==> flow/design.v <==
module cordic_step ( clock, ce, sin_in, cos_in, angle_in, t_angle, atan,
sin_out, cos_out, angle_out, t_angle_out );
parameter integer step = 0;  
parameter integer W = 12;  
input clock, ce;
input signed [W-1:0] sin_in, cos_in, angle_in, t_angle, atan;
output reg signed [W-1:0] sin_out, cos_out, angle_out, t_angle_out;
always @ (posedge clock)
begin
if( ce == 1'b1 )
begin
if(t_angle >= angle_in)
begin
cos_out <= cos_in - (sin_in >>> step);
sin_out <= ((cos_in >>> step) + sin_in);
angle_out <= angle_in + atan;
end
else if (t_angle < angle_in)
begin
cos_out <= cos_in + (sin_in >>> step);
sin_out <= -(cos_in >>> step) + sin_in;
angle_out <= angle_in - atan;
end
t_angle_out <= t_angle;
end  
end
endmodule
module mul_Kn(clock, ce, value_in, value_out, t_angle );
parameter integer W = 12;  
parameter FXP_SHIFT = 10;  
input clock, ce;
input signed[W-1:0] value_in, t_angle;
output reg signed[W-1:0] value_out;
reg signed [2*W-1:0] val, val_0, val_2, val_4, val_5, val_7, val_7_9_d, val_9;  
reg signed [2*W-1:0] val_0_2, val_4_5, val_7_9, val_0_2_4_5, val_0_2_4_5_7_9;  
always @ (posedge clock)
begin
if( ce == 1'b1 )
begin
val = value_in; val_0 <= val; val_2 <= val << 2; val_4 <= val << 4;
val_5 <= val << 5; val_7 <= val << 7; val_9 <= val << 9;
val_0_2 <= val_0 - val_2; val_4_5 <= val_4 - val_5; val_7_9 <= val_7 + val_9;
val_0_2_4_5 <= val_0_2 + val_4_5;
val_7_9_d <= val_7_9;  
val_0_2_4_5_7_9 = val_0_2_4_5 + val_7_9_d;
value_out <= val_0_2_4_5_7_9 >>> FXP_SHIFT;
end
end
endmodule
module cordic_pipeline_rtl( clock, reset, ce, angle_in, sin_out, cos_out, valid_out );
parameter integer W = 12;  
parameter FXP_MUL = 1024;  
parameter PIPE_LATENCY = 15;  
input clock, reset, ce;
input signed [W-1:0] angle_in;  
output signed [W-1:0] sin_out, cos_out;
output valid_out;
wire signed [11:0] atan[0:10];  
assign atan[0] = 12'sd804;
assign atan[1] = 12'sd475;
assign atan[2] = 12'sd251;
assign atan[3] = 12'sd127;
assign atan[4] = 12'sd64;
assign atan[5] = 12'sd32;
assign atan[6] = 12'sd16;
assign atan[7] = 12'sd8;
assign atan[8] = 12'sd4;
assign atan[9] = 12'sd2;
assign atan[10] = 12'sd1;
wire signed [W-1:0] sin_tab [0:11];
wire signed [W-1:0] cos_tab [0:11];
wire signed [W-1:0] t_angle_tab [0:11];  
wire signed [W-1:0] angle_tab [0:11];
reg unsigned [4:0] valid_cnt;  
always@(posedge clock)
begin
if ( reset == 1'b0 )
valid_cnt <= PIPE_LATENCY;  
else
if( ( valid_cnt != 0 ) && ( ce == 1'b1 ) )
valid_cnt <= valid_cnt - 1;  
end
assign valid_out = ( valid_cnt == 0 )? 1'b1 : 1'b0;  
assign cos_tab[0] = 1.0 * FXP_MUL;
assign sin_tab[0] = 0;
assign angle_tab[0] = 0;
assign t_angle_tab[0] = angle_in;
cordic_step #(0) cordic_step_0 ( clock, ce, sin_tab[0], cos_tab[0], angle_tab[0], t_angle_tab[0], atan[0],
sin_tab[1], cos_tab[1], angle_tab[1], t_angle_tab[1] );
cordic_step #(1) cordic_step_1 ( clock, ce, sin_tab[1], cos_tab[1], angle_tab[1], t_angle_tab[1], atan[1],
sin_tab[2], cos_tab[2], angle_tab[2], t_angle_tab[2] );
cordic_step #(2) cordic_step_2 ( clock, ce, sin_tab[2], cos_tab[2], angle_tab[2], t_angle_tab[2], atan[2],
sin_tab[3], cos_tab[3], angle_tab[3], t_angle_tab[3] );
cordic_step #(3) cordic_step_3 ( clock, ce, sin_tab[3], cos_tab[3], angle_tab[3], t_angle_tab[3], atan[3],
sin_tab[4], cos_tab[4], angle_tab[4], t_angle_tab[4] );
cordic_step #(4) cordic_step_4 ( clock, ce, sin_tab[4], cos_tab[4], angle_tab[4], t_angle_tab[4], atan[4],
sin_tab[5], cos_tab[5], angle_tab[5], t_angle_tab[5] );
cordic_step #(5) cordic_step_5 ( clock, ce, sin_tab[5], cos_tab[5], angle_tab[5], t_angle_tab[5], atan[5],
sin_tab[6], cos_tab[6], angle_tab[6], t_angle_tab[6] );
cordic_step #(6) cordic_step_6 ( clock, ce, sin_tab[6], cos_tab[6], angle_tab[6], t_angle_tab[6], atan[6],
sin_tab[7], cos_tab[7], angle_tab[7], t_angle_tab[7] );
cordic_step #(7) cordic_step_7 ( clock, ce, sin_tab[7], cos_tab[7], angle_tab[7], t_angle_tab[7], atan[7],
sin_tab[8], cos_tab[8], angle_tab[8], t_angle_tab[8] );
cordic_step #(8) cordic_step_8 ( clock, ce, sin_tab[8], cos_tab[8], angle_tab[8], t_angle_tab[8], atan[8],
sin_tab[9], cos_tab[9], angle_tab[9], t_angle_tab[9] );
cordic_step #(9) cordic_step_9 ( clock, ce, sin_tab[9], cos_tab[9], angle_tab[9], t_angle_tab[9], atan[9],
sin_tab[10], cos_tab[10], angle_tab[10], t_angle_tab[10] );
cordic_step #(10)cordic_step_10( clock, ce, sin_tab[10], cos_tab[10], angle_tab[10], t_angle_tab[10],
atan[10], sin_tab[11], cos_tab[11], angle_tab[11], t_angle_tab[11] );
mul_Kn mul_Kn_sin ( clock, ce, sin_tab[11], sin_out, t_angle_tab[11] );
mul_Kn mul_Kn_cos ( clock, ce, cos_tab[11], cos_out, t_angle_tab[11] );
endmodule
From RTL to reports: cordic_pipeline_rtl
Tool output for the design above, in the order of the flow. Lines are those of the file above, counted from 1. Cell names lack the library's common part. A cell with n/a has no value.

Top: cordic_pipeline_rtl. Clock input: clock. Cell library: sky130hd. Library corner: tt_025C_1v80.

Word level
Counts by Yosys on the flattened word-level netlist (proc, flatten, opt, wreduce). Print and check cells are left out.

Register bits: 849. Input bits: 15. The entry for output and inout bits reads 25. The entry for word-level cells reads 252.

Under add/subtract/negate cells stands 78. The entry for $lt $le $gt $ge reads 22. For mux-type cells the number is 61. Reduce/logical cells: 25.

Operator list (number): 2-to-1 mux 12 bit (60); greater-or-equal comparator 12 bit (10); < comparator 12 bit (10); adder 12 bit (9); adder 19 x 21 -> 22 bit (2); adder 22 bit (2); adder 15 x 18 -> 19 bit (2); subtractor 16 x 17 -> 18 bit (2); subtractor 12 x 14 -> 15 bit (2); adder 12 x 8 -> 12 bit (second input constant) (2); subtractor 12 x 8 -> 12 bit (second input constant) (2); AND reduction 2 bit (11); nonzero test 2 bit (11); adder 10 x 12 -> 12 bit (1); adder 10 x 12 -> 12 bit (first input constant) (1); negation 10 -> 12 bit (1); adder 11 x 12 -> 12 bit (first input constant) (1); greater-or-equal comparator 12 x 1 -> 1 bit (second input constant) (1); < comparator 12 x 1 -> 1 bit (second input constant) (1); adder 12 x 10 -> 12 bit (1); subtractor 12 x 10 -> 12 bit (1); adder 12 x 10 -> 12 bit (second input constant) (1); subtractor 12 x 10 -> 12 bit (second input constant) (1); adder 12 x 11 -> 12 bit (first input constant) (1); subtractor 12 x 11 -> 12 bit (first input constant) (1); adder 12 x 2 -> 12 bit (1); subtractor 12 x 2 -> 12 bit (1); adder 12 x 3 -> 12 bit (1).

Not listed: further kinds 46, cells in them 46.

Longest topological paths
Longest topological path by Yosys (ltp), each cell counted once; first at word level (registers and memories cut), then after technology mapping (sequential cells cut; the memories' decode and read muxes count).

The entry for depth in word-level cells reads 4. Under ABC_AREA stands 0. For depth in mapped cells the number is 22. The figure for gate-level depth less buffers is 21.

Netlist
Yosys stat after the flow's synthesis: flattened, memories mapped to cells. It holds for the ABC_AREA given above (unset counts as 0); a run with the other value may have another netlist. Totals and module areas in this step are rounded.

Cell types (number): edfxtp_1 (591); ha_1 (455); xnor2_1 (240); inv_1 (347); a21oi_1 (197); nor2_1 (200); xor2_1 (79); fa_1 (29); a21o_1 (72); o21ai_0 (100); o21bai_1 (63); nand2_1 (115); nor3_1 (70); nor2b_1 (37); o21a_1 (26); a21boi_0 (21); a31oi_1 (24); mux2i_1 (15).

Not listed: further types 80, cells in them 294.

Under cells in the netlist stands 2975. The figure for synthesis area is 35400 um^2. Sequential area: 17800 um^2. The figure for flip-flop cells is 596. The figure for buffers is 37.

By module: a second synthesis without flattening, with its own total; a netlist apart from the flattened one above.

Under cell total of the unflattened synthesis stands 4868. Area total of the unflattened synthesis: 52000 um^2.

Rows give one instance, submodules left out.

By module: mul_Kn (times used 2, cells 401, area 4990 um^2); cordic_step (step=0) (times used 1, cells 449, area 4200 um^2); cordic_step (step=2) (times used 1, cells 393, area 3910 um^2); cordic_step (step=7) (times used 1, cells 371, area 3860 um^2); cordic_step (step=3) (times used 1, cells 381, area 3840 um^2); cordic_step (step=6) (times used 1, cells 371, area 3830 um^2); cordic_step (step=5) (times used 1, cells 368, area 3830 um^2); cordic_step (step=1) (times used 1, cells 354, area 3810 um^2); cordic_step (step=4) (times used 1, cells 365, area 3760 um^2); cordic_step (step=9) (times used 1, cells 338, area 3650 um^2); cordic_step (step=8) (times used 1, cells 334, area 3600 um^2); cordic_step (step=10) (times used 1, cells 311, area 3440 um^2); cordic_pipeline_rtl (times used 1, cells 31, area 288 um^2).

Worst setup path after synthesis
Source: OpenSTA report_checks on the synthesized netlist (no wires, ideal clock, input and output delay 20% of the period each), path of least setup slack; recovery checks are left aside. Register names are those of the netlist, which keeps one name where synthesis merged equal registers.

Path kind: register -> register. Start: reg cordic_step_6.angle_out[7]. End: reg cordic_step_7.sin_out[11]. Under period stands 4500 ps. Arrival time: 4021 ps. The figure for required time is 4242 ps. Under setup slack stands 222 ps. Under path delay stands 4279 ps. The figure for stages on the path is 20. The entry for path buffers reads 1. For synthesis period reached the number is 4278 ps.

"path delay" = arrival - input delay + setup time. "stages on the path": output pins that drive a net of the path, with the launching flip-flop's if there is one; two outputs of one cell count as two. "synthesis period reached" is the clock period less the worst setup slack; recovery checks do not enter. This is arithmetic on one report: input and output delays are still those of the set period (20% each). The rows between start and end are the longest chain of elaborated cells between them; the timing report does not say that the signal goes this way. Where chains are equally long, one stands for them. A line is the first line of the expression or statement that the cell stems from. Yosys adds cells for indexed reads and writes and turns some case tables into memories. The path ends at the data pin of a flip-flop with enable; ways to the enable are not counted.

Cell sequence: edfxtp_1 inv_1 ha_1 a21o_1 a21o_1 a2111oi_0 o21ai_1 nand2_1 buf_1 o21ai_0 ha_1 a21o_1 a21oi_1 o21bai_1 a21oi_1 nor2b_1 o2111ai_1 nand3_1 o41a_1 xnor2_1. Under cells in the longest elaborated chain stands 3. Elaborated cells on any way between the ends: 4.

Ends and longest elaborated chain, after synthesis: from (decl) (RTL line 7) `output reg signed [W-1:0] sin_out, cos_out, angle_out, t_angle_out;`; from (assign) (RTL line 16) `angle_out <= angle_in + atan;`; from (assign) (RTL line 22) `angle_out <= angle_in - atan;`; < comparator 12 bit (RTL line 18) `else if (t_angle < angle_in)`; 2-to-1 mux 12 bit (RTL line 18); 2-to-1 mux 12 bit (RTL line 12) `if(t_angle >= angle_in)`; to (assign) (RTL line 15) `sin_out <= ((cos_in >>> step) + sin_in);`; to (assign) (RTL line 21) `sin_out <= -(cos_in >>> step) + sin_in;`; to (decl) (RTL line 7).

Path in the finished layout
Path of least setup slack in the final report of flow run A (OpenROAD, finished layout, wires in). Where an end is a register, its clock arrival counts in the times. The path's times are printed in steps of 10 ps; the period is the one set.

Path kind: register -> register. Start: reg cordic_step_7.angle_out[1]. End: reg cordic_step_8.sin_out[10]. Under period stands 4500 ps. Arrival time: 4580 ps. The figure for required time is 4850 ps. Under setup slack stands 270 ps. The figure for stages on the path is 20. The entry for path buffers reads 0.

The rows between start and end are the longest chain of elaborated cells between them; the timing report does not say that the signal goes this way. Where chains are equally long, one stands for them. The path ends at the data pin of a flip-flop with enable; ways to the enable are not counted.

Cell sequence: edfxtp_1 inv_1 ha_1 a21o_1 a21o_1 a2111oi_1 nor4b_1 o21ai_1 a31o_4 o21ai_0 fa_1 a21o_1 a21oi_1 o21bai_1 a21oi_2 o21bai_1 a21oi_1 o21bai_1 a21oi_1 xnor2_1. Under cells in the longest elaborated chain stands 3. Elaborated cells on any way between the ends: 4.

Ends and longest elaborated chain, after layout: from (decl) (RTL line 7) `output reg signed [W-1:0] sin_out, cos_out, angle_out, t_angle_out;`; from (assign) (RTL line 16) `angle_out <= angle_in + atan;`; from (assign) (RTL line 22) `angle_out <= angle_in - atan;`; < comparator 12 bit (RTL line 18) `else if (t_angle < angle_in)`; 2-to-1 mux 12 bit (RTL line 18); 2-to-1 mux 12 bit (RTL line 12) `if(t_angle >= angle_in)`; to (assign) (RTL line 15) `sin_out <= ((cos_in >>> step) + sin_in);`; to (assign) (RTL line 21) `sin_out <= -(cos_in >>> step) + sin_in;`; to (decl) (RTL line 7).

Subject: cordic_pipeline_rtl on sky130hd, stored results

Hello all,

Module cordic_pipeline_rtl, platform sky130hd: 4 stored runs of the flow (Yosys, OpenROAD) with differing settings, in no particular order. Input and output delays are each 20% of the period that was set; the output load is 0.01 pF. "period reached" = clock period - worst setup slack. The figure is calculated, with input and output delays left at 20% of the set period. "worst setup path time" means the part of the period allowed to the worst setup path (the constraints hold back 20% at inputs and 20% at outputs) less its slack; where the path has registers, the arrival times of their clocks count too. "worst setup path time" is given in steps of 10 ps. Results are given in rounded form.

Flow run A has these settings: CORE_ASPECT_RATIO 0.72; CORE_UTILIZATION 40; CTS_CLUSTER_DIAMETER 117; TNS_END_PERCENT 15; period_ns 4.5; CAP_MARGIN 20; CORE_MARGIN 2; SLEW_MARGIN 20. The smallest setup slack stands at 273 ps. For the area inside the die boundary the run shows 90900 um^2. The period reached comes to 4227 ps. The worst-case hold slack comes to 412 ps. The worst setup path time reads 4230 ps. Worst setup path type: register -> register. The area of the synthesized netlist reads 35400 um^2. The utilization of the finished layout comes to 45.3%.

Flow run B has these settings: CAP_MARGIN 15; CELL_PAD_IN_SITES_DETAIL_PLACEMENT 0; CELL_PAD_IN_SITES_GLOBAL_PLACEMENT 3; CORE_ASPECT_RATIO 1.03; CORE_MARGIN 3; CORE_UTILIZATION 68; CTS_CLUSTER_DIAMETER 189; GPL_ROUTABILITY_DRIVEN 1; GPL_TIMING_DRIVEN 0; MIN_ROUTING_LAYER met2; PLACE_DENSITY_LB_ADDON 0.09; SETUP_SLACK_MARGIN -0.37; SLEW_MARGIN 40; period_ns 4.5. Outcome: not finished: placement ended with error FLW-0024.

Flow run C has these settings: CAP_MARGIN 15; CELL_PAD_IN_SITES_DETAIL_PLACEMENT 0; CELL_PAD_IN_SITES_GLOBAL_PLACEMENT 2; CORE_ASPECT_RATIO 1.03; CORE_MARGIN 3; CORE_UTILIZATION 68; CTS_CLUSTER_DIAMETER 189; GPL_ROUTABILITY_DRIVEN 0; GPL_TIMING_DRIVEN 0; MIN_ROUTING_LAYER met2; PLACE_DENSITY_LB_ADDON 0.09; SETUP_SLACK_MARGIN -0.37; period_ns 4.5; SLEW_MARGIN 20. Outcome: not finished: placement ended with error FLW-0024.

Flow run D has these settings: CAP_MARGIN 15; CELL_PAD_IN_SITES_DETAIL_PLACEMENT 1; CORE_ASPECT_RATIO 1.03; CORE_UTILIZATION 68; CTS_CLUSTER_DIAMETER 189; GPL_ROUTABILITY_DRIVEN 0; GPL_TIMING_DRIVEN 0; period_ns 4.5; CORE_MARGIN 2; SLEW_MARGIN 20. Outcome: not finished: clock tree synthesis ended with error DPL-0033.

Thanks
